==> flow/design.v <==
`timescale 1ns / 1ps
`default_nettype none
module bit_extender(X,Z);
	input wire [15:0] X;
	output wire [31:0] Z;
	wire [31:0] T;
	assign T[15:0] = X[15:0];
	assign T[31] = X[15];
	assign T[30] = X[15];
	assign T[29] = X[15];
	assign T[28] = X[15];
	assign T[27] = X[15];
	assign T[26] = X[15];
	assign T[25] = X[15];
	assign T[24] = X[15];
	assign T[23] = X[15];
	assign T[22] = X[15];
	assign T[21] = X[15];
	assign T[20] = X[15];
	assign T[19] = X[15];
	assign T[18] = X[15];
	assign T[17] = X[15];
	assign T[16] = X[15];
	assign Z = T;
endmodule
`default_nettype wire
`timescale 1ns / 1ps
`default_nettype none
module mux_2to1(X,Y,C,R);
   parameter N = 32;
   input  wire [(N-1):0] X, Y;
   input  wire           C;
   output wire [(N-1):0] R;
   assign R = C ? Y : X;
endmodule
`default_nettype wire
`timescale 1ns / 1ps
`default_nettype none
module mux_4to1(W,X,Y,Z,C,R);
   parameter N = 32;
	input  wire [(N-1):0] W, X, Y, Z;
	input  wire [1:0]     C;
	output wire [(N-1):0] R;
   wire [(N-1):0] mux_lsb_0_out, mux_lsb_1_out;
   mux_2to1 #(.N(N)) MUX_LSB_0 (.X(W), .Y(X), .C(C[0]), .R(mux_lsb_0_out));
   mux_2to1 #(.N(N)) MUX_LSB_1 (.X(Y), .Y(Z), .C(C[0]), .R(mux_lsb_1_out));
   mux_2to1 #(.N(N)) MUX_MSB (.X(mux_lsb_0_out), .Y(mux_lsb_1_out), .C(C[1]), .R(R));
endmodule
`default_nettype wire
`timescale 1ns / 1ps
`default_nettype none
module mux_16to1(X1,X2,X3,X4,X5,X6,X7,X8,X9,X10,X11,X12,X13,X14,X15,X16,C,R);
   parameter N = 32;
	input  wire [(N-1):0] X1, X2, X3, X4, X5, X6, X7, X8,
                         X9, X10, X11, X12, X13, X14, X15, X16;
	input  wire [3:0]     C;
	output wire [(N-1):0] R;
   wire [(N-1):0] mux_lsb_0_out, mux_lsb_1_out, mux_lsb_2_out, mux_lsb_3_out;
   mux_4to1 #(.N(N)) MUX_LSB_0 (.W(X1), .X(X2), .Y(X3), .Z(X4), .C(C[1:0]), .R(mux_lsb_0_out));
   mux_4to1 #(.N(N)) MUX_LSB_1 (.W(X5), .X(X6), .Y(X7), .Z(X8), .C(C[1:0]), .R(mux_lsb_1_out));
   mux_4to1 #(.N(N)) MUX_LSB_2 (.W(X9), .X(X10), .Y(X11), .Z(X12), .C(C[1:0]), .R(mux_lsb_2_out));
   mux_4to1 #(.N(N)) MUX_LSB_3 (.W(X13), .X(X14), .Y(X15), .Z(X16), .C(C[1:0]), .R(mux_lsb_3_out));
   mux_4to1 #(.N(N)) MUX_MSB (.W(mux_lsb_0_out), .X(mux_lsb_1_out),
         .Y(mux_lsb_2_out), .Z(mux_lsb_3_out), .C(C[3:2]), .R(R));
endmodule
`default_nettype wire
`timescale 1ns / 1ps
`default_nettype none
module equals(X,Y,Z);
   parameter N = 32;
	input  wire [(N-1):0] X, Y;
	output wire Z;
   wire [(N-1):0] xnor_result;
   assign xnor_result = ~(X ^ Y);  
   assign Z = & xnor_result;  
endmodule
`default_nettype wire
`timescale 1ns / 1ps
`default_nettype none
module add_1bit(X,Y,C_IN,Z,C_OUT);
	input  wire X;
	input  wire Y;
	input  wire C_IN;
	output wire Z;
	output wire C_OUT;
   wire half_sum;
	assign half_sum = X ^ Y;
	assign Z = half_sum ^ C_IN;
	assign C_OUT = X ? (Y | C_IN) : (Y & C_IN);
endmodule
`default_nettype wire
`timescale 1ns / 1ps
`default_nettype none
module add_32bit(X,Y,C_IN,Z,C_OUT);
	input  wire [31:0] X;
	input  wire [31:0] Y;
	input  wire C_IN;
	output wire [31:0] Z;
	output wire C_OUT;
   wire [30:0] carry;
	add_1bit ADD0 (.X(X[0]), .Y(Y[0]), .C_IN(C_IN), .Z(Z[0]), .C_OUT(carry[0]));
	add_1bit ADD1 (.X(X[1]), .Y(Y[1]), .C_IN(carry[0]), .Z(Z[1]), .C_OUT(carry[1]));
	add_1bit ADD2 (.X(X[2]), .Y(Y[2]), .C_IN(carry[1]), .Z(Z[2]), .C_OUT(carry[2]));
	add_1bit ADD3 (.X(X[3]), .Y(Y[3]), .C_IN(carry[2]), .Z(Z[3]), .C_OUT(carry[3]));
	add_1bit ADD4 (.X(X[4]), .Y(Y[4]), .C_IN(carry[3]), .Z(Z[4]), .C_OUT(carry[4]));
	add_1bit ADD5 (.X(X[5]), .Y(Y[5]), .C_IN(carry[4]), .Z(Z[5]), .C_OUT(carry[5]));
	add_1bit ADD6 (.X(X[6]), .Y(Y[6]), .C_IN(carry[5]), .Z(Z[6]), .C_OUT(carry[6]));
	add_1bit ADD7 (.X(X[7]), .Y(Y[7]), .C_IN(carry[6]), .Z(Z[7]), .C_OUT(carry[7]));
	add_1bit ADD8 (.X(X[8]), .Y(Y[8]), .C_IN(carry[7]), .Z(Z[8]), .C_OUT(carry[8]));
	add_1bit ADD9 (.X(X[9]), .Y(Y[9]), .C_IN(carry[8]), .Z(Z[9]), .C_OUT(carry[9]));
	add_1bit ADD10 (.X(X[10]), .Y(Y[10]), .C_IN(carry[9]), .Z(Z[10]), .C_OUT(carry[10]));
	add_1bit ADD11 (.X(X[11]), .Y(Y[11]), .C_IN(carry[10]), .Z(Z[11]), .C_OUT(carry[11]));
	add_1bit ADD12 (.X(X[12]), .Y(Y[12]), .C_IN(carry[11]), .Z(Z[12]), .C_OUT(carry[12]));
	add_1bit ADD13 (.X(X[13]), .Y(Y[13]), .C_IN(carry[12]), .Z(Z[13]), .C_OUT(carry[13]));
	add_1bit ADD14 (.X(X[14]), .Y(Y[14]), .C_IN(carry[13]), .Z(Z[14]), .C_OUT(carry[14]));
	add_1bit ADD15 (.X(X[15]), .Y(Y[15]), .C_IN(carry[14]), .Z(Z[15]), .C_OUT(carry[15]));
	add_1bit ADD16 (.X(X[16]), .Y(Y[16]), .C_IN(carry[15]), .Z(Z[16]), .C_OUT(carry[16]));
	add_1bit ADD17 (.X(X[17]), .Y(Y[17]), .C_IN(carry[16]), .Z(Z[17]), .C_OUT(carry[17]));
	add_1bit ADD18 (.X(X[18]), .Y(Y[18]), .C_IN(carry[17]), .Z(Z[18]), .C_OUT(carry[18]));
	add_1bit ADD19 (.X(X[19]), .Y(Y[19]), .C_IN(carry[18]), .Z(Z[19]), .C_OUT(carry[19]));
	add_1bit ADD20 (.X(X[20]), .Y(Y[20]), .C_IN(carry[19]), .Z(Z[20]), .C_OUT(carry[20]));
	add_1bit ADD21 (.X(X[21]), .Y(Y[21]), .C_IN(carry[20]), .Z(Z[21]), .C_OUT(carry[21]));
	add_1bit ADD22 (.X(X[22]), .Y(Y[22]), .C_IN(carry[21]), .Z(Z[22]), .C_OUT(carry[22]));
	add_1bit ADD23 (.X(X[23]), .Y(Y[23]), .C_IN(carry[22]), .Z(Z[23]), .C_OUT(carry[23]));
	add_1bit ADD24 (.X(X[24]), .Y(Y[24]), .C_IN(carry[23]), .Z(Z[24]), .C_OUT(carry[24]));
	add_1bit ADD25 (.X(X[25]), .Y(Y[25]), .C_IN(carry[24]), .Z(Z[25]), .C_OUT(carry[25]));
	add_1bit ADD26 (.X(X[26]), .Y(Y[26]), .C_IN(carry[25]), .Z(Z[26]), .C_OUT(carry[26]));
	add_1bit ADD27 (.X(X[27]), .Y(Y[27]), .C_IN(carry[26]), .Z(Z[27]), .C_OUT(carry[27]));
	add_1bit ADD28 (.X(X[28]), .Y(Y[28]), .C_IN(carry[27]), .Z(Z[28]), .C_OUT(carry[28]));
	add_1bit ADD29 (.X(X[29]), .Y(Y[29]), .C_IN(carry[28]), .Z(Z[29]), .C_OUT(carry[29]));
	add_1bit ADD30 (.X(X[30]), .Y(Y[30]), .C_IN(carry[29]), .Z(Z[30]), .C_OUT(carry[30]));
	add_1bit ADD31 (.X(X[31]), .Y(Y[31]), .C_IN(carry[30]), .Z(Z[31]), .C_OUT(C_OUT));
endmodule
`default_nettype wire
`timescale 1ns / 1ps
`default_nettype none
module subtract_1bit(
   X,
   Y,
   C_IN,
   Z,
   C_OUT
);
	input  wire X;
	input  wire Y;
	input  wire C_IN;
	output wire Z;
	output wire C_OUT;
   assign Z = (X^Y)^C_IN;
   assign C_OUT = X ? (Y & C_IN) : (Y | C_IN);
endmodule
`default_nettype wire
`timescale 1ns / 1ps
`default_nettype none
module subtract_32bit(
   X,
   Y,
   C_IN,
   Z,
   C_OUT
);
	input  wire [31:0] X;
	input  wire [31:0] Y;
	input  wire C_IN;
	output wire [31:0] Z;
	output wire C_OUT;
   wire [30:0] carry;
   subtract_1bit sub1_0 (.X(X[0]), .Y(Y[0]), .C_IN(C_IN), .Z(Z[0]), .C_OUT(carry[0]));
   subtract_1bit sub1_1 (.X(X[1]), .Y(Y[1]), .C_IN(carry[0]), .Z(Z[1]), .C_OUT(carry[1]));
   subtract_1bit sub1_2 (.X(X[2]), .Y(Y[2]), .C_IN(carry[1]), .Z(Z[2]), .C_OUT(carry[2]));
   subtract_1bit sub1_3 (.X(X[3]), .Y(Y[3]), .C_IN(carry[2]), .Z(Z[3]), .C_OUT(carry[3]));
   subtract_1bit sub1_4 (.X(X[4]), .Y(Y[4]), .C_IN(carry[3]), .Z(Z[4]), .C_OUT(carry[4]));
   subtract_1bit sub1_5 (.X(X[5]), .Y(Y[5]), .C_IN(carry[4]), .Z(Z[5]), .C_OUT(carry[5]));
   subtract_1bit sub1_6 (.X(X[6]), .Y(Y[6]), .C_IN(carry[5]), .Z(Z[6]), .C_OUT(carry[6]));
   subtract_1bit sub1_7 (.X(X[7]), .Y(Y[7]), .C_IN(carry[6]), .Z(Z[7]), .C_OUT(carry[7]));
   subtract_1bit sub1_8 (.X(X[8]), .Y(Y[8]), .C_IN(carry[7]), .Z(Z[8]), .C_OUT(carry[8]));
   subtract_1bit sub1_9 (.X(X[9]), .Y(Y[9]), .C_IN(carry[8]), .Z(Z[9]), .C_OUT(carry[9]));
   subtract_1bit sub1_10 (.X(X[10]), .Y(Y[10]), .C_IN(carry[9]), .Z(Z[10]), .C_OUT(carry[10]));
   subtract_1bit sub1_11 (.X(X[11]), .Y(Y[11]), .C_IN(carry[10]), .Z(Z[11]), .C_OUT(carry[11]));
   subtract_1bit sub1_12 (.X(X[12]), .Y(Y[12]), .C_IN(carry[11]), .Z(Z[12]), .C_OUT(carry[12]));
   subtract_1bit sub1_13 (.X(X[13]), .Y(Y[13]), .C_IN(carry[12]), .Z(Z[13]), .C_OUT(carry[13]));
   subtract_1bit sub1_14 (.X(X[14]), .Y(Y[14]), .C_IN(carry[13]), .Z(Z[14]), .C_OUT(carry[14]));
   subtract_1bit sub1_15 (.X(X[15]), .Y(Y[15]), .C_IN(carry[14]), .Z(Z[15]), .C_OUT(carry[15]));
   subtract_1bit sub1_16 (.X(X[16]), .Y(Y[16]), .C_IN(carry[15]), .Z(Z[16]), .C_OUT(carry[16]));
   subtract_1bit sub1_17 (.X(X[17]), .Y(Y[17]), .C_IN(carry[16]), .Z(Z[17]), .C_OUT(carry[17]));
   subtract_1bit sub1_18 (.X(X[18]), .Y(Y[18]), .C_IN(carry[17]), .Z(Z[18]), .C_OUT(carry[18]));
   subtract_1bit sub1_19 (.X(X[19]), .Y(Y[19]), .C_IN(carry[18]), .Z(Z[19]), .C_OUT(carry[19]));
   subtract_1bit sub1_20 (.X(X[20]), .Y(Y[20]), .C_IN(carry[19]), .Z(Z[20]), .C_OUT(carry[20]));
   subtract_1bit sub1_21 (.X(X[21]), .Y(Y[21]), .C_IN(carry[20]), .Z(Z[21]), .C_OUT(carry[21]));
   subtract_1bit sub1_22 (.X(X[22]), .Y(Y[22]), .C_IN(carry[21]), .Z(Z[22]), .C_OUT(carry[22]));
   subtract_1bit sub1_23 (.X(X[23]), .Y(Y[23]), .C_IN(carry[22]), .Z(Z[23]), .C_OUT(carry[23]));
   subtract_1bit sub1_24 (.X(X[24]), .Y(Y[24]), .C_IN(carry[23]), .Z(Z[24]), .C_OUT(carry[24]));
   subtract_1bit sub1_25 (.X(X[25]), .Y(Y[25]), .C_IN(carry[24]), .Z(Z[25]), .C_OUT(carry[25]));
   subtract_1bit sub1_26 (.X(X[26]), .Y(Y[26]), .C_IN(carry[25]), .Z(Z[26]), .C_OUT(carry[26]));
   subtract_1bit sub1_27 (.X(X[27]), .Y(Y[27]), .C_IN(carry[26]), .Z(Z[27]), .C_OUT(carry[27]));
   subtract_1bit sub1_28 (.X(X[28]), .Y(Y[28]), .C_IN(carry[27]), .Z(Z[28]), .C_OUT(carry[28]));
   subtract_1bit sub1_29 (.X(X[29]), .Y(Y[29]), .C_IN(carry[28]), .Z(Z[29]), .C_OUT(carry[29]));
   subtract_1bit sub1_30 (.X(X[30]), .Y(Y[30]), .C_IN(carry[29]), .Z(Z[30]), .C_OUT(carry[30]));
   subtract_1bit sub1_31 (.X(X[31]), .Y(Y[31]), .C_IN(carry[30]), .Z(Z[31]), .C_OUT(C_OUT));
endmodule
`default_nettype wire
`timescale 1ns / 1ps
`default_nettype none
module set_less_than_32bit(X,Y,Z);
	input  wire [31:0] X;
	input  wire [31:0] Y;
	output wire Z;
   wire sign_bit_xor, sub_cout;
   wire [31:0] subtract_result;
   assign sign_bit_xor = X[31] ^ Y[31];
   subtract_32bit SUB1 (.X(X), .Y(Y), .Z(subtract_result), .C_IN(1'b0), .C_OUT(sub_cout));
   assign Z = sign_bit_xor ? X[31] : subtract_result[31];
endmodule
`default_nettype wire
`timescale 1ns / 1ps
`default_nettype none
module shift_left_1bit(X,Y,I,Z);
	input  wire [31:0] X;
	input  wire [31:0] Y;
	input  wire [31:0] I;
	output wire Z;
   wire [31:0] index;
   wire lt0, gt31, temp;
   subtract_32bit SUB (.X(I), .Y(Y), .Z(index), .C_IN(1'b0), .C_OUT(temp));
   set_less_than_32bit LT0 (.X(index), .Y(32'd0), .Z(lt0));
   set_less_than_32bit GT31 (.X(32'd31), .Y(index), .Z(gt31));
   assign Z = (lt0 | gt31) ? 1'b0 : X[index];
endmodule
`default_nettype wire
`timescale 1ns / 1ps
`default_nettype none
module shift_right_1bit(X,Y,I,V,Z);
	input  wire [31:0] X, Y, I;
   input  wire V;
	output wire Z;
   wire [31:0] index;
   wire lt32, gte0, temp;
   add_32bit ADD (.X(I), .Y(Y), .Z(index), .C_IN(1'b0), .C_OUT(temp));
   set_less_than_32bit LT32 (.X(index), .Y(32'd32), .Z(lt32));
   set_less_than_32bit GTE0 (.X(32'hffffffff), .Y(index), .Z(gte0));
   assign Z = (lt32 & gte0) ? X[index] : V;
endmodule
`default_nettype wire
`timescale 1ns / 1ps
`default_nettype none
module shift_left_32bit(X,Y,Z);
	input  wire [31:0] X;
	input  wire [31:0] Y;
	output wire [31:0] Z;
   wire [31:0] tempZ;
   shift_left_1bit BIT0 (.X(X), .Y(Y), .I(0), .Z(tempZ[0]));
   shift_left_1bit BIT1 (.X(X), .Y(Y), .I(1), .Z(tempZ[1]));
   shift_left_1bit BIT2 (.X(X), .Y(Y), .I(2), .Z(tempZ[2]));
   shift_left_1bit BIT3 (.X(X), .Y(Y), .I(3), .Z(tempZ[3]));
   shift_left_1bit BIT4 (.X(X), .Y(Y), .I(4), .Z(tempZ[4]));
   shift_left_1bit BIT5 (.X(X), .Y(Y), .I(5), .Z(tempZ[5]));
   shift_left_1bit BIT6 (.X(X), .Y(Y), .I(6), .Z(tempZ[6]));
   shift_left_1bit BIT7 (.X(X), .Y(Y), .I(7), .Z(tempZ[7]));
   shift_left_1bit BIT8 (.X(X), .Y(Y), .I(8), .Z(tempZ[8]));
   shift_left_1bit BIT9 (.X(X), .Y(Y), .I(9), .Z(tempZ[9]));
   shift_left_1bit BIT10 (.X(X), .Y(Y), .I(10), .Z(tempZ[10]));
   shift_left_1bit BIT11 (.X(X), .Y(Y), .I(11), .Z(tempZ[11]));
   shift_left_1bit BIT12 (.X(X), .Y(Y), .I(12), .Z(tempZ[12]));
   shift_left_1bit BIT13 (.X(X), .Y(Y), .I(13), .Z(tempZ[13]));
   shift_left_1bit BIT14 (.X(X), .Y(Y), .I(14), .Z(tempZ[14]));
   shift_left_1bit BIT15 (.X(X), .Y(Y), .I(15), .Z(tempZ[15]));
   shift_left_1bit BIT16 (.X(X), .Y(Y), .I(16), .Z(tempZ[16]));
   shift_left_1bit BIT17 (.X(X), .Y(Y), .I(17), .Z(tempZ[17]));
   shift_left_1bit BIT18 (.X(X), .Y(Y), .I(18), .Z(tempZ[18]));
   shift_left_1bit BIT19 (.X(X), .Y(Y), .I(19), .Z(tempZ[19]));
   shift_left_1bit BIT20 (.X(X), .Y(Y), .I(20), .Z(tempZ[20]));
   shift_left_1bit BIT21 (.X(X), .Y(Y), .I(21), .Z(tempZ[21]));
   shift_left_1bit BIT22 (.X(X), .Y(Y), .I(22), .Z(tempZ[22]));
   shift_left_1bit BIT23 (.X(X), .Y(Y), .I(23), .Z(tempZ[23]));
   shift_left_1bit BIT24 (.X(X), .Y(Y), .I(24), .Z(tempZ[24]));
   shift_left_1bit BIT25 (.X(X), .Y(Y), .I(25), .Z(tempZ[25]));
   shift_left_1bit BIT26 (.X(X), .Y(Y), .I(26), .Z(tempZ[26]));
   shift_left_1bit BIT27 (.X(X), .Y(Y), .I(27), .Z(tempZ[27]));
   shift_left_1bit BIT28 (.X(X), .Y(Y), .I(28), .Z(tempZ[28]));
   shift_left_1bit BIT29 (.X(X), .Y(Y), .I(29), .Z(tempZ[29]));
   shift_left_1bit BIT30 (.X(X), .Y(Y), .I(30), .Z(tempZ[30]));
   shift_left_1bit BIT31 (.X(X), .Y(Y), .I(31), .Z(tempZ[31]));
   mux_2to1 SPECIAL_CASE (.X(tempZ), .Y(32'b0), .C(Y[31]), .R(Z));
endmodule
`default_nettype wire
`timescale 1ns / 1ps
`default_nettype none
module shift_right_logical_32bit(X,Y,Z);
	input  wire [31:0] X;
	input  wire [31:0] Y;
	output wire [31:0] Z;
   wire [31:0] tempZ;
   shift_right_1bit BIT0 (.X(X), .Y(Y), .I(0), .V(1'b0), .Z(tempZ[0]));
   shift_right_1bit BIT1 (.X(X), .Y(Y), .I(1), .V(1'b0), .Z(tempZ[1]));
   shift_right_1bit BIT2 (.X(X), .Y(Y), .I(2), .V(1'b0), .Z(tempZ[2]));
   shift_right_1bit BIT3 (.X(X), .Y(Y), .I(3), .V(1'b0), .Z(tempZ[3]));
   shift_right_1bit BIT4 (.X(X), .Y(Y), .I(4), .V(1'b0), .Z(tempZ[4]));
   shift_right_1bit BIT5 (.X(X), .Y(Y), .I(5), .V(1'b0), .Z(tempZ[5]));
   shift_right_1bit BIT6 (.X(X), .Y(Y), .I(6), .V(1'b0), .Z(tempZ[6]));
   shift_right_1bit BIT7 (.X(X), .Y(Y), .I(7), .V(1'b0), .Z(tempZ[7]));
   shift_right_1bit BIT8 (.X(X), .Y(Y), .I(8), .V(1'b0), .Z(tempZ[8]));
   shift_right_1bit BIT9 (.X(X), .Y(Y), .I(9), .V(1'b0), .Z(tempZ[9]));
   shift_right_1bit BIT10 (.X(X), .Y(Y), .I(10), .V(1'b0), .Z(tempZ[10]));
   shift_right_1bit BIT11 (.X(X), .Y(Y), .I(11), .V(1'b0), .Z(tempZ[11]));
   shift_right_1bit BIT12 (.X(X), .Y(Y), .I(12), .V(1'b0), .Z(tempZ[12]));
   shift_right_1bit BIT13 (.X(X), .Y(Y), .I(13), .V(1'b0), .Z(tempZ[13]));
   shift_right_1bit BIT14 (.X(X), .Y(Y), .I(14), .V(1'b0), .Z(tempZ[14]));
   shift_right_1bit BIT15 (.X(X), .Y(Y), .I(15), .V(1'b0), .Z(tempZ[15]));
   shift_right_1bit BIT16 (.X(X), .Y(Y), .I(16), .V(1'b0), .Z(tempZ[16]));
   shift_right_1bit BIT17 (.X(X), .Y(Y), .I(17), .V(1'b0), .Z(tempZ[17]));
   shift_right_1bit BIT18 (.X(X), .Y(Y), .I(18), .V(1'b0), .Z(tempZ[18]));
   shift_right_1bit BIT19 (.X(X), .Y(Y), .I(19), .V(1'b0), .Z(tempZ[19]));
   shift_right_1bit BIT20 (.X(X), .Y(Y), .I(20), .V(1'b0), .Z(tempZ[20]));
   shift_right_1bit BIT21 (.X(X), .Y(Y), .I(21), .V(1'b0), .Z(tempZ[21]));
   shift_right_1bit BIT22 (.X(X), .Y(Y), .I(22), .V(1'b0), .Z(tempZ[22]));
   shift_right_1bit BIT23 (.X(X), .Y(Y), .I(23), .V(1'b0), .Z(tempZ[23]));
   shift_right_1bit BIT24 (.X(X), .Y(Y), .I(24), .V(1'b0), .Z(tempZ[24]));
   shift_right_1bit BIT25 (.X(X), .Y(Y), .I(25), .V(1'b0), .Z(tempZ[25]));
   shift_right_1bit BIT26 (.X(X), .Y(Y), .I(26), .V(1'b0), .Z(tempZ[26]));
   shift_right_1bit BIT27 (.X(X), .Y(Y), .I(27), .V(1'b0), .Z(tempZ[27]));
   shift_right_1bit BIT28 (.X(X), .Y(Y), .I(28), .V(1'b0), .Z(tempZ[28]));
   shift_right_1bit BIT29 (.X(X), .Y(Y), .I(29), .V(1'b0), .Z(tempZ[29]));
   shift_right_1bit BIT30 (.X(X), .Y(Y), .I(30), .V(1'b0), .Z(tempZ[30]));
   shift_right_1bit BIT31 (.X(X), .Y(Y), .I(31), .V(1'b0), .Z(tempZ[31]));
   mux_2to1 SPECIAL_CASE (.X(tempZ), .Y(32'b0), .C(Y[31]), .R(Z));
endmodule
`default_nettype wire
`timescale 1ns / 1ps
`default_nettype none
module shift_right_arithmetic_32bit(X,Y,Z);
	input  wire [31:0] X;
	input  wire [31:0] Y;
	output wire [31:0] Z;
   wire [31:0] tempZ;
   shift_right_1bit BIT0 (.X(X), .Y(Y), .I(0), .V(X[31]), .Z(tempZ[0]));
   shift_right_1bit BIT1 (.X(X), .Y(Y), .I(1), .V(X[31]), .Z(tempZ[1]));
   shift_right_1bit BIT2 (.X(X), .Y(Y), .I(2), .V(X[31]), .Z(tempZ[2]));
   shift_right_1bit BIT3 (.X(X), .Y(Y), .I(3), .V(X[31]), .Z(tempZ[3]));
   shift_right_1bit BIT4 (.X(X), .Y(Y), .I(4), .V(X[31]), .Z(tempZ[4]));
   shift_right_1bit BIT5 (.X(X), .Y(Y), .I(5), .V(X[31]), .Z(tempZ[5]));
   shift_right_1bit BIT6 (.X(X), .Y(Y), .I(6), .V(X[31]), .Z(tempZ[6]));
   shift_right_1bit BIT7 (.X(X), .Y(Y), .I(7), .V(X[31]), .Z(tempZ[7]));
   shift_right_1bit BIT8 (.X(X), .Y(Y), .I(8), .V(X[31]), .Z(tempZ[8]));
   shift_right_1bit BIT9 (.X(X), .Y(Y), .I(9), .V(X[31]), .Z(tempZ[9]));
   shift_right_1bit BIT10 (.X(X), .Y(Y), .I(10), .V(X[31]), .Z(tempZ[10]));
   shift_right_1bit BIT11 (.X(X), .Y(Y), .I(11), .V(X[31]), .Z(tempZ[11]));
   shift_right_1bit BIT12 (.X(X), .Y(Y), .I(12), .V(X[31]), .Z(tempZ[12]));
   shift_right_1bit BIT13 (.X(X), .Y(Y), .I(13), .V(X[31]), .Z(tempZ[13]));
   shift_right_1bit BIT14 (.X(X), .Y(Y), .I(14), .V(X[31]), .Z(tempZ[14]));
   shift_right_1bit BIT15 (.X(X), .Y(Y), .I(15), .V(X[31]), .Z(tempZ[15]));
   shift_right_1bit BIT16 (.X(X), .Y(Y), .I(16), .V(X[31]), .Z(tempZ[16]));
   shift_right_1bit BIT17 (.X(X), .Y(Y), .I(17), .V(X[31]), .Z(tempZ[17]));
   shift_right_1bit BIT18 (.X(X), .Y(Y), .I(18), .V(X[31]), .Z(tempZ[18]));
   shift_right_1bit BIT19 (.X(X), .Y(Y), .I(19), .V(X[31]), .Z(tempZ[19]));
   shift_right_1bit BIT20 (.X(X), .Y(Y), .I(20), .V(X[31]), .Z(tempZ[20]));
   shift_right_1bit BIT21 (.X(X), .Y(Y), .I(21), .V(X[31]), .Z(tempZ[21]));
   shift_right_1bit BIT22 (.X(X), .Y(Y), .I(22), .V(X[31]), .Z(tempZ[22]));
   shift_right_1bit BIT23 (.X(X), .Y(Y), .I(23), .V(X[31]), .Z(tempZ[23]));
   shift_right_1bit BIT24 (.X(X), .Y(Y), .I(24), .V(X[31]), .Z(tempZ[24]));
   shift_right_1bit BIT25 (.X(X), .Y(Y), .I(25), .V(X[31]), .Z(tempZ[25]));
   shift_right_1bit BIT26 (.X(X), .Y(Y), .I(26), .V(X[31]), .Z(tempZ[26]));
   shift_right_1bit BIT27 (.X(X), .Y(Y), .I(27), .V(X[31]), .Z(tempZ[27]));
   shift_right_1bit BIT28 (.X(X), .Y(Y), .I(28), .V(X[31]), .Z(tempZ[28]));
   shift_right_1bit BIT29 (.X(X), .Y(Y), .I(29), .V(X[31]), .Z(tempZ[29]));
   shift_right_1bit BIT30 (.X(X), .Y(Y), .I(30), .V(X[31]), .Z(tempZ[30]));
   shift_right_1bit BIT31 (.X(X), .Y(Y), .I(31), .V(X[31]), .Z(tempZ[31]));
   wire [31:0] test_minus1;
   wire [1:0] spec_cases;
   wire temp, test_gt31, test_lt0;
   add_32bit TEST_MINUS1_ADD (.X(X), .Y(32'b1), .Z(test_minus1), .C_IN(1'b0), .C_OUT(temp));
   set_less_than_32bit LT0 (.X(Y), .Y(32'b0), .Z(test_lt0));
   set_less_than_32bit GT31 (.X(32'd31), .Y(Y), .Z(test_gt31));
   assign spec_cases[0] = 1'b0;  
   assign spec_cases[1] = test_gt31 | test_lt0;
   mux_4to1 SPECIALCASES (.W(tempZ), .X(32'b0), .Y(32'b0), .Z(32'b0), .C(spec_cases), .R(Z));
endmodule
`default_nettype wire
`timescale 1ns / 1ps
`default_nettype none
module alu(X,Y,op_code,Z,overflow,equal,zero);
	input  wire [31:0] X;
	input  wire [31:0] Y;
	input  wire [3:0] op_code;
	output wire [31:0] Z;
	output wire overflow;
	output wire equal;
	output wire zero;
   wire [31:0] and_output, or_output,  xor_output, nor_output, add_output,
               sub_output, slt_output, srl_output, sra_output, sll_output;
   wire add_cout, sub_cout;
   assign and_output = X & Y;
   assign or_output  = X | Y;
   assign xor_output = X ^ Y;
   assign nor_output = ~or_output;
   add_32bit ADDER (.X(X), .Y(Y), .C_IN(1'b0), .Z(add_output), .C_OUT(add_cout));
   subtract_32bit SUBTRACTER (.X(X), .Y(Y), .C_IN(1'b0), .Z(sub_output), .C_OUT(sub_cout));
   set_less_than_32bit SLT (.X(X), .Y(Y), .Z(slt_output[0]));
   assign slt_output[31:1] = 31'b0;
   shift_right_logical_32bit SRL (.X(Y), .Y(X), .Z(srl_output));
   shift_right_arithmetic_32bit SRA (.X(Y), .Y(X), .Z(sra_output));
   shift_left_32bit SLL (.X(Y), .Y(X), .Z(sll_output));
   mux_16to1 RESULT_MUX
             (.X1(and_output),
              .X2(or_output),
              .X3(xor_output),
              .X4(nor_output),
              .X5(32'b0),
              .X6(add_output),
              .X7(sub_output),
              .X8(slt_output),
              .X9(srl_output),
              .X10(sll_output),
              .X11(sra_output),
              .X12(32'b0),
              .X13(32'b0),
              .X14(32'b0),
              .X15(32'b0),
              .X16(32'b0),
              .C(op_code),
              .R(Z));
    mux_16to1 #(.N(1)) VALIDITY_MUX
              (.X1(1'b1),
               .X2(1'b1),
               .X3(1'b1),
               .X4(1'b1),
               .X5(1'b1),  
               .X6(1'b1),
               .X7(1'b1),
               .X8(1'b1),
               .X9(1'b1),
               .X10(1'b1),
               .X11(1'b1),
               .X12(1'b0),
               .X13(1'b0),
               .X14(1'b0),
               .X15(1'b0),
               .X16(1'b0),
               .C(op_code),
               .R(is_valid));
    wire is_valid, sub_equal_0, z_equal_0, overflow_bit;
    wire [1:0] op_is_add_sub;
    equals #(.N(4)) IS_ADD (.X(op_code), .Y(4'b0101), .Z(op_is_add_sub[1]));
    equals #(.N(4)) IS_SUB (.X(op_code), .Y(4'b0110), .Z(op_is_add_sub[0]));
    equals #(.N(32)) SUB_IS_0 (.X(sub_output), .Y(32'b0), .Z(sub_equal_0));
    equals #(.N(32)) Z_IS_0 (.X(Z), .Y(32'b0), .Z(z_equal_0));
    wire sub_overflow = (X[31] ^ Y[31]) ? (X[31] ^ Z[31]) : 0;
    wire add_overflow = (X[31] ^ Y[31]) ? 0 : (X[31] ^ Z[31]);
    mux_4to1 #(.N(1)) OVERFLOW (.W(1'b0), .X(sub_overflow), .Y(add_overflow),
                                .Z(1'b0), .R(overflow_bit), .C(op_is_add_sub));
    assign equal = is_valid ? sub_equal_0 : 1'b0;
    assign zero = is_valid ? z_equal_0 : 1'b0;
    assign overflow = is_valid ? overflow_bit : 1'b0;
endmodule
`default_nettype wire
`timescale 1ns / 1ps
`default_nettype none
module alu_control(alu_op, opcode, F, op);
	input  wire [2:0] alu_op;  
   input  wire [5:0] opcode;
	input  wire [5:0] F;
	output reg [3:0] op;
	always @(*) begin
      op <= 4'b0101;  
      if (alu_op == 3'b000) begin
         if (opcode == 6'b001000) op <= 4'b0101;   
         else if (opcode == 6'b001100) op <= 4'b0000;   
         else if (opcode == 6'b001101) op <= 4'b0001;   
         else if (opcode == 6'b001010) op <= 4'b0111;   
         else if (opcode == 6'b001110) op <= 4'b0010;   
      end  
      else if (alu_op == 3'b001 || alu_op == 3'b100) op <= 4'b0101;
		else if (alu_op == 3'b010) op <= 4'b0110;
		else if (alu_op === 3'b011) begin
         if (F == 6'b100100) op <= 4'b0000;  
         else if (F == 6'b100101) op <= 4'b0001;  
         else if (F == 6'b100110) op <= 4'b0010;  
         else if (F == 6'b100111) op <= 4'b0011;  
         else if (F == 6'b100000) op <= 4'b0101;  
         else if (F == 6'b100010) op <= 4'b0110;  
         else if (F == 6'b101010) op <= 4'b0111;  
         else if (F == 6'b000010) op <= 4'b1000;  
         else if (F == 6'b000000) op <= 4'b1001;  
         else if (F == 6'b000011) op <= 4'b1010;  
		end
	end
endmodule
`default_nettype wire
`timescale 1ns / 1ps
`default_nettype none
module control_unit(cclk, rstb, I, State, PcWriteCond, PcWrite, IorD, MemRead, MemWrite,
   MemToReg, IrWrite, PcSource, AluOp, AluSrcA, AluSrcB, RegWrite, RegDst, NextState);
   input  wire cclk, rstb;
	input  wire [31:0] I;
   input  wire [3:0] State;
   output wire PcWrite, IorD, MemRead, MemWrite, MemToReg, IrWrite, RegWrite;
   output wire [1:0] PcSource, PcWriteCond, AluSrcA, AluSrcB, RegDst;
   output wire [2:0] AluOp;
   output reg  [3:0] NextState;
	wire R;   
   wire RS;  
	wire L;   
	wire S;   
	wire B;   
   wire J;   
   wire JAL;
	assign R = ~I[31] & ~I[30] & ~I[29] & ~I[28] & ~I[27] & ~I[26];
   assign RS = R & (I[5:2] == 4'b0000);
	assign L = I[31] & ~I[30] & ~I[29] & ~I[28] & I[27] & I[26];
	assign S = I[31] & ~I[30] & I[29] & ~I[28] & I[27] & I[26];
	assign B = ~I[31] & ~I[30] & ~I[29] & I[28] & ~I[27];
   assign J = (~I[31] & ~I[30] & ~I[29] & ~I[28] & I[27]) | (R & (I[20:0] == 20'd8));
   assign JAL = J & (I[31:26] == 6'b000011);
   assign PcWrite = (State == 4'b0000 | State == 4'b1001) ? 1'b1 : 1'b0;
   assign PcWriteCond = (State == 4'b1000) ? {B & I[26], B & ~I[26]} : 2'b0;
   assign IorD = (State == 4'b0011 | State == 4'b0101) ? 1'b1 : 1'b0;
   assign MemRead = (State == 4'b0000 | State == 4'b0011) ? 1'b1 : 1'b0;
   assign MemWrite = (State == 4'b0101) ? 1'b1 : 1'b0;
   assign MemToReg = (State == 4'b0100) ? 1'b1 : 1'b0;
   assign IrWrite = (State == 4'b0000) ? 1'b1 : 1'b0;
   assign RegWrite = (State == 4'b0100 | State == 4'b0111 | State == 4'b1011 | State == 4'b1101) ? 1'b1 : 1'b0;
   assign RegDst = (State == 4'b1101) ? 2'b10
         : (State == 4'b0111 ? 1'b1 : 1'b0);
   assign AluSrcA = (State == 4'b0010 | State == 4'b0110 |
         State == 4'b1000 | State == 4'b1010) ? (R & RS ? 2'b10 : 2'b01) : 2'b00;
   assign AluSrcB = (State == 4'b0000) ? 2'b01
         : ((State == 4'b0001) ? 2'b11
            : ((State == 4'b0010 | State == 4'b1010) ? 2'b10 : 2'b00));
   assign PcSource = (State == 4'b1000) ? 2'b01
         : ((State == 4'b1001) ? (R ? 2'b11 : 2'b10) : 2'b00);
	assign AluOp = (State == 4'b0000 | State == 4'b0001) ? 3'b100
      : (R ? 3'b011
         : (B ? 3'b010
            : ((L | S) ? 3'b001 : 3'b000)));
   always @(posedge cclk) begin
      if (~rstb) begin
         NextState <= 4'b0000;
      end else begin
         case (State)
         4'b0000: NextState <= 4'b0001;
         4'b0001: begin
            if (JAL) NextState <= 4'b1101;
            else if (J) NextState <= 4'b1001;
            else if (B) NextState <= 4'b1000;
            else if (L | S) NextState <= 4'b0010;
            else if (R) NextState <= 4'b0110;
            else NextState <= 4'b1010;
         end
         4'b0010: begin
            if (L) NextState <= 4'b0011;
            else if (S) NextState <= 4'b0101;
            else NextState <= 4'b1111;
         end
         4'b0011: begin
            if (L) NextState <= 4'b0100;
            else NextState <= 4'b1111;
         end
         4'b0100: begin
            if (L) NextState <= 4'b0000;
            else NextState <= 4'b1111;
         end
         4'b0101: begin
            if (S) NextState <= 4'b1100;
            else NextState <= 4'b1111;
         end
         4'b0110: begin
            if (R) NextState <= 4'b0111;
            else NextState <= 4'b1111;
         end
         4'b0111: begin
            if (R) NextState <= 4'b0000;
            else NextState <= 4'b1111;
         end
         4'b1000: begin
            if (B) NextState <= 4'b1100;
            else NextState <= 4'b1111;
         end
         4'b1001: begin
            if (J) NextState <= 4'b1100;
            else NextState <= 4'b1111;
         end
         4'b1010: begin
            if (~R && ~J) NextState <= 4'b1011;
            else NextState <= 4'b1111;
         end
         4'b1011: begin
            if (~R && ~J) NextState <= 4'b0000;
            else NextState <= 4'b1111;
         end
         4'b1100: NextState <= 4'b0000;
         4'b1101: begin
            if (JAL) NextState <= 4'b1001;
            else NextState <= 4'b1111;
         end
         default: NextState <= 4'b1111;
         endcase
      end
   end
endmodule
`default_nettype wire
`timescale 1ns / 1ps
`default_nettype none
module register_file(cclk,rstb,write,read_reg_0,read_reg_1,write_reg,write_data,reg0,reg1);
	input  wire cclk;
	input  wire rstb;
	input  wire write;
	input  wire [4:0] read_reg_0;
	input  wire [4:0] read_reg_1;
	input  wire [4:0] write_reg;
	input  wire [31:0] write_data;
	output wire [31:0] reg0;
	output wire [31:0] reg1;
   reg [31:0] registers[31:0];
   assign reg0 = registers[read_reg_0];
   assign reg1 = registers[read_reg_1];
   always @(posedge cclk) begin
      if (~rstb) begin
         registers[0] <= 32'b0;
         registers[1] <= 32'b0;
         registers[2] <= 32'b0;
         registers[3] <= 32'b0;
         registers[4] <= 32'b0;
         registers[5] <= 32'b0;
         registers[6] <= 32'b0;
         registers[7] <= 32'b0;
         registers[8] <= 32'b0;
         registers[9] <= 32'b0;
         registers[10] <= 32'b0;
         registers[11] <= 32'b0;
         registers[12] <= 32'b0;
         registers[13] <= 32'b0;
         registers[14] <= 32'b0;
         registers[15] <= 32'b0;
         registers[16] <= 32'b0;
         registers[17] <= 32'b0;
         registers[18] <= 32'b0;
         registers[19] <= 32'b0;
         registers[20] <= 32'b0;
         registers[21] <= 32'b0;
         registers[22] <= 32'b0;
         registers[23] <= 32'b0;
         registers[24] <= 32'b0;
         registers[25] <= 32'b0;
         registers[26] <= 32'b0;
         registers[27] <= 32'b0;
         registers[28] <= 32'b0;
         registers[29] <= 32'b0;
         registers[30] <= 32'b0;
         registers[31] <= 32'b0;
      end else begin
         if (write) begin
            registers[write_reg] <= write_data;
         end
      end
   end
endmodule
`default_nettype wire
`timescale 1ns/1ps
`default_nettype none
module mips(clk, rstb, mem_wr_data, mem_addr, mem_rd_data, mem_wr_ena, PC);
	input wire clk, rstb;
	output wire mem_wr_ena;
	output wire [31:0] mem_wr_data, mem_addr;
	input wire [31:0] mem_rd_data;             
	output reg [31:0] PC;
   reg  [31:0] MemDataReg, InstReg, RegA, RegB, AluOut;
   wire [4:0] RegFile_WriteAddr;
   wire [31:0] RegFile_WriteData;
   wire [31:0] RegFile_Data0, RegFile_Data1, AluAMux, AluBMux;
   wire Ctl_PcWrite, Ctl_IorD, Ctl_MemRead, Ctl_MemWrite,
        Ctl_MemToReg, Ctl_IrWrite, Ctl_RegWrite;
   wire [1:0] Ctl_PcWriteCond, Ctl_PcSource, Ctl_AluSrcA, Ctl_AluSrcB, Ctl_RegDst;
   wire [2:0] Ctl_AluOp;
   wire [3:0] Ctl_State;
   wire [3:0] AluCtl_AluOpcode;
   wire Alu_Zero;
   wire [31:0] Alu_Z;
   wire [31:0] SignExtend_Out;
   assign mem_addr = Ctl_IorD ? AluOut : PC;
   assign mem_wr_data = RegB;
   assign mem_wr_ena = Ctl_MemWrite;
   assign RegFile_WriteAddr = Ctl_RegDst[1] ? 5'd31 : (Ctl_RegDst[0] ? InstReg[15:11] : InstReg[20:16]);
   assign RegFile_WriteData = Ctl_RegDst[1] ? PC : (Ctl_MemToReg ? mem_rd_data : AluOut);
   assign AluAMux = Ctl_AluSrcA[1] ? InstReg[10:6] : (Ctl_AluSrcA[0] ? RegA : PC);
   assign AluBMux = Ctl_AluSrcB[1]
      ? (Ctl_AluSrcB[0] ? {SignExtend_Out[29:0],2'b0} : SignExtend_Out)
      : (Ctl_AluSrcB[0] ? 32'd4 : RegB);
	register_file REGFILE (.cclk(clk), .rstb(rstb), .write(Ctl_RegWrite),
         .write_reg(RegFile_WriteAddr), .write_data(RegFile_WriteData),
         .read_reg_0(InstReg[25:21]), .read_reg_1(InstReg[20:16]),
         .reg0(RegFile_Data0), .reg1(RegFile_Data1));
   control_unit CONTROL (.cclk(clk), .rstb(rstb), .I(InstReg), .State(Ctl_State),
      .PcWriteCond(Ctl_PcWriteCond), .PcWrite(Ctl_PcWrite), .IorD(Ctl_IorD),
      .MemRead(Ctl_MemRead), .MemWrite(Ctl_MemWrite), .MemToReg(Ctl_MemToReg),
      .IrWrite(Ctl_IrWrite), .PcSource(Ctl_PcSource), .AluOp(Ctl_AluOp),
      .AluSrcA(Ctl_AluSrcA), .AluSrcB(Ctl_AluSrcB), .RegWrite(Ctl_RegWrite),
      .RegDst(Ctl_RegDst), .NextState(Ctl_State));
   alu_control ALU_CONTROL (.alu_op(Ctl_AluOp),
      .opcode(InstReg[31:26]), .F(InstReg[5:0]), .op(AluCtl_AluOpcode));
   alu ALU (.X(AluAMux), .Y(AluBMux), .op_code(AluCtl_AluOpcode), .Z(Alu_Z), .zero(Alu_Zero));
   bit_extender SIGN_EXTEND (.X(InstReg[15:0]), .Z(SignExtend_Out));
   always @(posedge clk) begin
      if (~rstb) begin
         MemDataReg <= 32'b0;
         InstReg <= 32'b0;
         RegA <= 32'b0;
         RegB <= 32'b0;
         AluOut <= 32'b0;
         PC <= 32'h00400000;
      end else begin
         RegA <= RegFile_Data0;
         RegB <= RegFile_Data1;
         if (Ctl_MemToReg) MemDataReg <= mem_rd_data;
         if (Ctl_IrWrite) InstReg <= mem_rd_data;
         AluOut <= Alu_Z;
         if (Ctl_PcWrite || (Ctl_PcWriteCond[0] & Alu_Zero) ||
              (Ctl_PcWriteCond[1] & ~Alu_Zero)) begin
            case (Ctl_PcSource)
            2'b00: PC <= Alu_Z;
            2'b01: PC <= AluOut;
            2'b10: PC <= {PC[31:28], InstReg[25:0], 2'b0};
            2'b11: PC <= RegA;
            endcase
         end
      end
   end
endmodule
`default_nettype wire
# Step by step through the tools: mips
# Tool output for the design above, in the order of the flow.
# Line numbers count from 1 in the design file above.
# Operators carry their Yosys type and port widths (W data, S select, Z words).
# Not given: -
# setup
design	mips
clock	clk
cell_library	sky130hd
lib_corner	tt_025C_1v80

# Word level
# Counts by Yosys on the flattened word-level netlist (proc, flatten, opt, wreduce; memories kept). Register bits leave out memories and registers merged into their read ports (data or address). Print and check cells are left out.
# Yosys's memory passes give these memory sizes; they may raise the number of words (mostly to a power of two), join words into wider ones and drop unused or constant bits.
# classes
n_addsub	0
mul	0
div	0
compare	0
n_eq	36
shifts	64
muxes	1184
logic	4642
reduce_and_logical	13
# op_table
op	count
$shiftx A32 B32 Y1	64
$xor A1 B1 Y1	1879
$or A1 B1 Y1	1762
$mux W1	1105
$and A1 B1 Y1	949
$mux W32	24
$pmux W32 S4	1
$mux W4	30
$not A32 Y32	2
$pmux W4 S14	1
$not A1 Y1	47
$eq A6 B6 Y1 const B	7
$and A32 B32 Y32	1
$or A32 B32 Y32	1
$xor A32 B32 Y32	1
$reduce_and A32 Y1	1
$eq A6 B4 Y1 const B	5
$eq A4 B4 Y1 const B	6
$mux W2	12
$eq A21 B4 Y1 const B	1
$mux W5	4
$eq A6 B2 Y1 const B	3
$mux W3	6
$mux W17	1
$eq A4 B3 Y1 const B	4
$eq A4 B2 Y1 const B	2
$logic_not A4 Y1	2
$logic_not A6 Y1	1
# Not listed: further kinds 13, cells in them 17.
# bits
register_bits	100
latch_bits	0
ram_bits	1024
romBits	0
n_memories	1
inputBits	34
output_inout_bits	97
word_cells	5945
# memory_table
name	size	width	line_no	text
REGFILE.registers	32	32	612	reg [31:0] registers[31:0];

# Logic depth
# Longest topological path by Yosys (ltp), each cell counted once; first at word level (registers and memories cut), then after technology mapping (sequential cells cut; the memories' decode and read muxes count).
# logic_depth
depth_word	86
abc_area	0
depth_mapped	63
depth_no_buf	54

# Synthesis result
# Source: synth_stat.txt of the flow (Yosys; design flattened, memories mapped). It holds for the ABC_AREA given above (unset counts as 0); a run with the other value may have another netlist.
# Totals and module areas in this step are rounded.
# types
cell_type	count	type_area_um2
sky130_fd_sc_hd__edfxtp_1	1024	3.07E+04
sky130_fd_sc_hd__ha_1	1760	2.2E+04
sky130_fd_sc_hd__mux4_2	712	1.6E+04
sky130_fd_sc_hd__nor2_1	1396	5.24E+03
sky130_fd_sc_hd__dfxtp_1	174	3.48E+03
sky130_fd_sc_hd__mux2i_1	252	2.52E+03
sky130_fd_sc_hd__nor4_1	374	2.34E+03
sky130_fd_sc_hd__clkbuf_1	447	1.68E+03
sky130_fd_sc_hd__nand2_1	383	1.44E+03
sky130_fd_sc_hd__o21ai_0	170	850.816
sky130_fd_sc_hd__a21oi_1	158	790.758
sky130_fd_sc_hd__nand3_1	128	640.614
sky130_fd_sc_hd__mux2_2	52	585.562
sky130_fd_sc_hd__nor3_1	115	575.552
sky130_fd_sc_hd__nand4_1	82	512.992
sky130_fd_sc_hd__inv_1	128	480.461
sky130_fd_sc_hd__o211ai_1	55	412.896
sky130_fd_sc_hd__a211oi_1	46	345.331
# Not listed: further types 103, cells in them 933.
# synth_totals
cell_count	8389
synth_area_um2	97920
seq_area_um2	34230
ffs	1198
buffers	584
# By module: a second synthesis without flattening, with its own total; a netlist apart from the flattened one above.
# unflattened
cells_unflattened	43791
hier_area_um2	423300
# Rows give one instance, submodules left out.
# modules
module	instances	cells	area_um2	mod_seq_area_um2
subtract_1bit	7296	4	32.5	0.0
add_1bit	2080	2	33.8	0.0
register_file	1	4646	55940	30750
shift_right_1bit	64	34	357.8	0.0
shift_left_1bit	32	26	341.6	0.0
mux_2to1 #(N=32)	18	36	544.3	0.0
mips	1	784	7930	3203
set_less_than_32bit	195	4	16.3	0.0
alu	1	200	1610	0.0
mux_2to1	2	36	544.3	0.0
control_unit	1	127	823.3	80.1
equals #(N=32)	2	43	346.6	0.0
mux_2to1 #(N=1)	18	1	15.0	0.0
bit_extender	1	32	240.2	0.0
# Modules not listed: 12.

# Path before layout
# Path of least setup slack by OpenSTA after synthesis, without wires, with an ideal clock, recovery checks aside; 20% of the period is set as input and as output delay. Where synthesis merged equal registers, the netlist keeps one of their names.
# synth_timing
path_type	register to register
startpoint	register InstReg[4]
endpoint	register PC[22]
tclk_ns	13.0
setup_ns	0.125
t_first_pin_ns	0.000
t_arrival_ns	11.973
t_required_ns	12.875
slack_ns	0.902
delay_ns	12.098
stages	52
path_buffers	5
synth_period_reached_ns	12.098
# "delay_ns" is the arrival time less input delay plus setup time.
# "stages" counts driving pins, that of a launching flip-flop among them; a cell with two outputs on the path counts twice.
# "synth_period_reached_ns" = period - worst setup slack (recovery checks aside). The figure is calculated, with input and output delays left at 20% of the set period.
# Between the ends stands the longest chain of elaborated cells between them, by number of cells; it is not shown to be the way that was timed. Of several equally long chains one is given.
# A line is the first line of the expression or statement that the cell stems from. Yosys adds cells for indexed reads and writes and turns some case tables into memories.
# At most two assigning lines are given for a register; there are more.
# synth_via
path_cell_list	sky130_fd_sc_hd__dfxtp_1 -> sky130_fd_sc_hd__buf_6 -> sky130_fd_sc_hd__or4_4 -> sky130_fd_sc_hd__buf_6 -> sky130_fd_sc_hd__nor4_4 -> sky130_fd_sc_hd__or2_2 -> sky130_fd_sc_hd__clkbuf_1 -> sky130_fd_sc_hd__inv_1 -> sky130_fd_sc_hd__ha_1 -> sky130_fd_sc_hd__ha_1 -> sky130_fd_sc_hd__ha_1 -> sky130_fd_sc_hd__ha_1 -> sky130_fd_sc_hd__ha_1 -> sky130_fd_sc_hd__ha_1 -> sky130_fd_sc_hd__ha_1 -> sky130_fd_sc_hd__ha_1 -> sky130_fd_sc_hd__ha_1 -> sky130_fd_sc_hd__ha_1 -> (+16 left out) -> sky130_fd_sc_hd__nor4_1 -> sky130_fd_sc_hd__nand3_1 -> sky130_fd_sc_hd__or3_1 -> sky130_fd_sc_hd__a222oi_1 -> sky130_fd_sc_hd__a31oi_1 -> sky130_fd_sc_hd__a2111oi_0 -> sky130_fd_sc_hd__a32oi_1 -> sky130_fd_sc_hd__a2111oi_0 -> sky130_fd_sc_hd__nand4_1 -> sky130_fd_sc_hd__nor4_1 -> sky130_fd_sc_hd__nand4_1 -> sky130_fd_sc_hd__nor4_2 -> sky130_fd_sc_hd__nand4_1 -> sky130_fd_sc_hd__nor4_4 -> sky130_fd_sc_hd__nor3_1 -> sky130_fd_sc_hd__buf_6 -> sky130_fd_sc_hd__buf_6 -> sky130_fd_sc_hd__mux2i_1
elab_chain_len	80
cone_cells	5807
classes_between	eq/ne: 9; shift: 64; mux: 1129; logic: 4600; reduce/logical: 5
# synth_rtl
element	line_no	text
start, declared	665	reg  [31:0] MemDataReg, InstReg, RegA, RegB, AluOut;
start, assigned	704	InstReg <= 32'b0;
start, assigned	713	if (Ctl_IrWrite) InstReg <= mem_rd_data;
$logic_not A4 Y1	507	assign RS = R & (I[5:2] == 4'b0000);
$and A1 B1 Y1	507
$and A1 B1 Y1	524	State == 4'b1000 | State == 4'b1010) ? (R & RS ? 2'b10 : 2'b01) : 2'b00;
$mux W2	524
$mux W2	523	assign AluSrcA = (State == 4'b0010 | State == 4'b0110 |
$mux W32 x2	683	assign AluAMux = Ctl_AluSrcA[1] ? InstReg[10:6] : (Ctl_AluSrcA[0] ? RegA : PC);
$mux W1	150	assign C_OUT = X ? (Y & C_IN) : (Y | C_IN);
(+61 left out)	-
$mux W1	212	assign Z = sign_bit_xor ? X[31] : subtract_result[31];
$mux W32 x4	34	assign R = C ? Y : X;
$not A32 Y32	74	assign xnor_result = ~(X ^ Y);
$reduce_and A32 Y1	75	assign Z = & xnor_result;
$mux W1	451	assign zero = is_valid ? z_equal_0 : 1'b0;
$and A1 B1 Y1	715	if (Ctl_PcWrite || (Ctl_PcWriteCond[0] & Alu_Zero) ||
$logic_or A1 B1 Y1 x2	715
end, assigned	718	2'b00: PC <= Alu_Z;
end, assigned	719	2'b01: PC <= AluOut;
end, declared	664	output reg [31:0] PC;

# Worst path after layout
# From the final timing report of flow run A: the path of least setup slack in the routed layout; clock arrival at registers is part of the times.
# layout_timing
path_type	register to register
startpoint	register InstReg[27]
endpoint	register PC[3]
tclk_ns	12.8
setup_ns	0.08
t_first_pin_ns	0.76
t_arrival_ns	11.79
t_required_ns	13.47
slack_ns	1.69
stages	58
path_buffers	8
# Between the ends stands the longest chain of elaborated cells between them, by number of cells; it is not shown to be the way that was timed. Of several equally long chains one is given.
# At most two assigning lines are given for a register; there are more.
# layout_via
path_cell_list	sky130_fd_sc_hd__dfxtp_2 -> sky130_fd_sc_hd__buf_4 -> sky130_fd_sc_hd__nor4_4 -> sky130_fd_sc_hd__nand4_1 -> sky130_fd_sc_hd__a31oi_4 -> sky130_fd_sc_hd__buf_6 -> sky130_fd_sc_hd__inv_6 -> sky130_fd_sc_hd__buf_12 -> sky130_fd_sc_hd__ha_4 -> sky130_fd_sc_hd__inv_2 -> sky130_fd_sc_hd__ha_4 -> sky130_fd_sc_hd__ha_4 -> sky130_fd_sc_hd__buf_4 -> sky130_fd_sc_hd__clkinvlp_4 -> sky130_fd_sc_hd__ha_4 -> sky130_fd_sc_hd__ha_1 -> sky130_fd_sc_hd__ha_2 -> sky130_fd_sc_hd__ha_1 -> (+22 left out) -> sky130_fd_sc_hd__nor4b_1 -> sky130_fd_sc_hd__nand3_1 -> sky130_fd_sc_hd__nor4_2 -> sky130_fd_sc_hd__o21ai_2 -> sky130_fd_sc_hd__o21ai_2 -> sky130_fd_sc_hd__or4_4 -> sky130_fd_sc_hd__o22ai_4 -> sky130_fd_sc_hd__buf_6 -> sky130_fd_sc_hd__and3b_1 -> sky130_fd_sc_hd__nand4_1 -> sky130_fd_sc_hd__nor4_4 -> sky130_fd_sc_hd__nand4_1 -> sky130_fd_sc_hd__nor4_4 -> sky130_fd_sc_hd__buf_4 -> sky130_fd_sc_hd__nor3_4 -> sky130_fd_sc_hd__buf_12 -> sky130_fd_sc_hd__buf_12 -> sky130_fd_sc_hd__mux2i_1
elab_chain_len	82
cone_cells	5823
classes_between	eq/ne: 12; shift: 64; mux: 1130; logic: 4611; reduce/logical: 6
# layout_rtl
element	line_no	text
start, declared	665	reg  [31:0] MemDataReg, InstReg, RegA, RegB, AluOut;
start, assigned	704	InstReg <= 32'b0;
start, assigned	713	if (Ctl_IrWrite) InstReg <= mem_rd_data;
$not A1 Y1	506	assign R = ~I[31] & ~I[30] & ~I[29] & ~I[28] & ~I[27] & ~I[26];
$and A1 B1 Y1 x2	506
$and A1 B1 Y1	507	assign RS = R & (I[5:2] == 4'b0000);
$and A1 B1 Y1	524	State == 4'b1000 | State == 4'b1010) ? (R & RS ? 2'b10 : 2'b01) : 2'b00;
$mux W2	524
$mux W2	523	assign AluSrcA = (State == 4'b0010 | State == 4'b0110 |
$mux W32 x2	683	assign AluAMux = Ctl_AluSrcA[1] ? InstReg[10:6] : (Ctl_AluSrcA[0] ? RegA : PC);
(+62 left out)	-
$mux W1	212	assign Z = sign_bit_xor ? X[31] : subtract_result[31];
$mux W32 x4	34	assign R = C ? Y : X;
$not A32 Y32	74	assign xnor_result = ~(X ^ Y);
$reduce_and A32 Y1	75	assign Z = & xnor_result;
$mux W1	451	assign zero = is_valid ? z_equal_0 : 1'b0;
$and A1 B1 Y1	715	if (Ctl_PcWrite || (Ctl_PcWriteCond[0] & Alu_Zero) ||
$logic_or A1 B1 Y1 x2	715
end, assigned	718	2'b00: PC <= Alu_Z;
end, assigned	719	2'b01: PC <= AluOut;
end, declared	664	output reg [31:0] PC;

# Design mips on sky130hd. What follows are 3 stored runs of the flow, each under its own settings; their order means nothing. The constraints put input and output delay at 20% of the set period each and load the outputs with 0.01 pF.
# "worst_path_allowed_less_slack_ns" = time allowed to the worst setup path (clock period - input delay - output delay, where it has them) - its slack; a late launch clock adds to it, a late capture clock takes from it.
# By "final_power_uw" is meant OpenSTA's value without simulated activity: inputs other than the clock are taken to toggle once in ten clock periods, and the tool carries that through the logic.
# The results are shown rounded.
# Settings: -- = not set for that run.
stored run	CORE_UTILIZATION	PLACE_DENSITY	SETUP_SLACK_MARGIN	period_ns	CAP_MARGIN	CORE_MARGIN	SLEW_MARGIN	CORE_ASPECT_RATIO	CTS_CLUSTER_DIAMETER	CTS_CLUSTER_SIZE	GPL_TIMING_DRIVEN	HOLD_SLACK_MARGIN	PLACE_DENSITY_LB_ADDON	TNS_END_PERCENT	CELL_PAD_IN_SITES_DETAIL_PLACEMENT	MAX_ROUTING_LAYER	setup_tns_ns	util_frac	worst_setup_slack_ns	final_power_uw	synthArea_um2	die_um2	worst_path_allowed_less_slack_ns	worstPathKind
flow run A	40	0.6	1.52	12.8	20	2	20	--	--	--	--	--	--	--	--	--	0.000	0.463	1.686	13880	97920	248800	11.11	register to register
flow run B	25	--	0.86	7.24	15	2	0	0.74	74	79	1	0.11	0.08	80	--	--	-188.5	0.331	-4.026	28020	97920	396700	11.27	register to register
flow run C	53	--	1.56	9.01	20	2	30	0.69	262	47	--	0.04	0.0	20	1	met5	-90.72	0.626	-2.464	19080	97920	188300	11.47	register to register
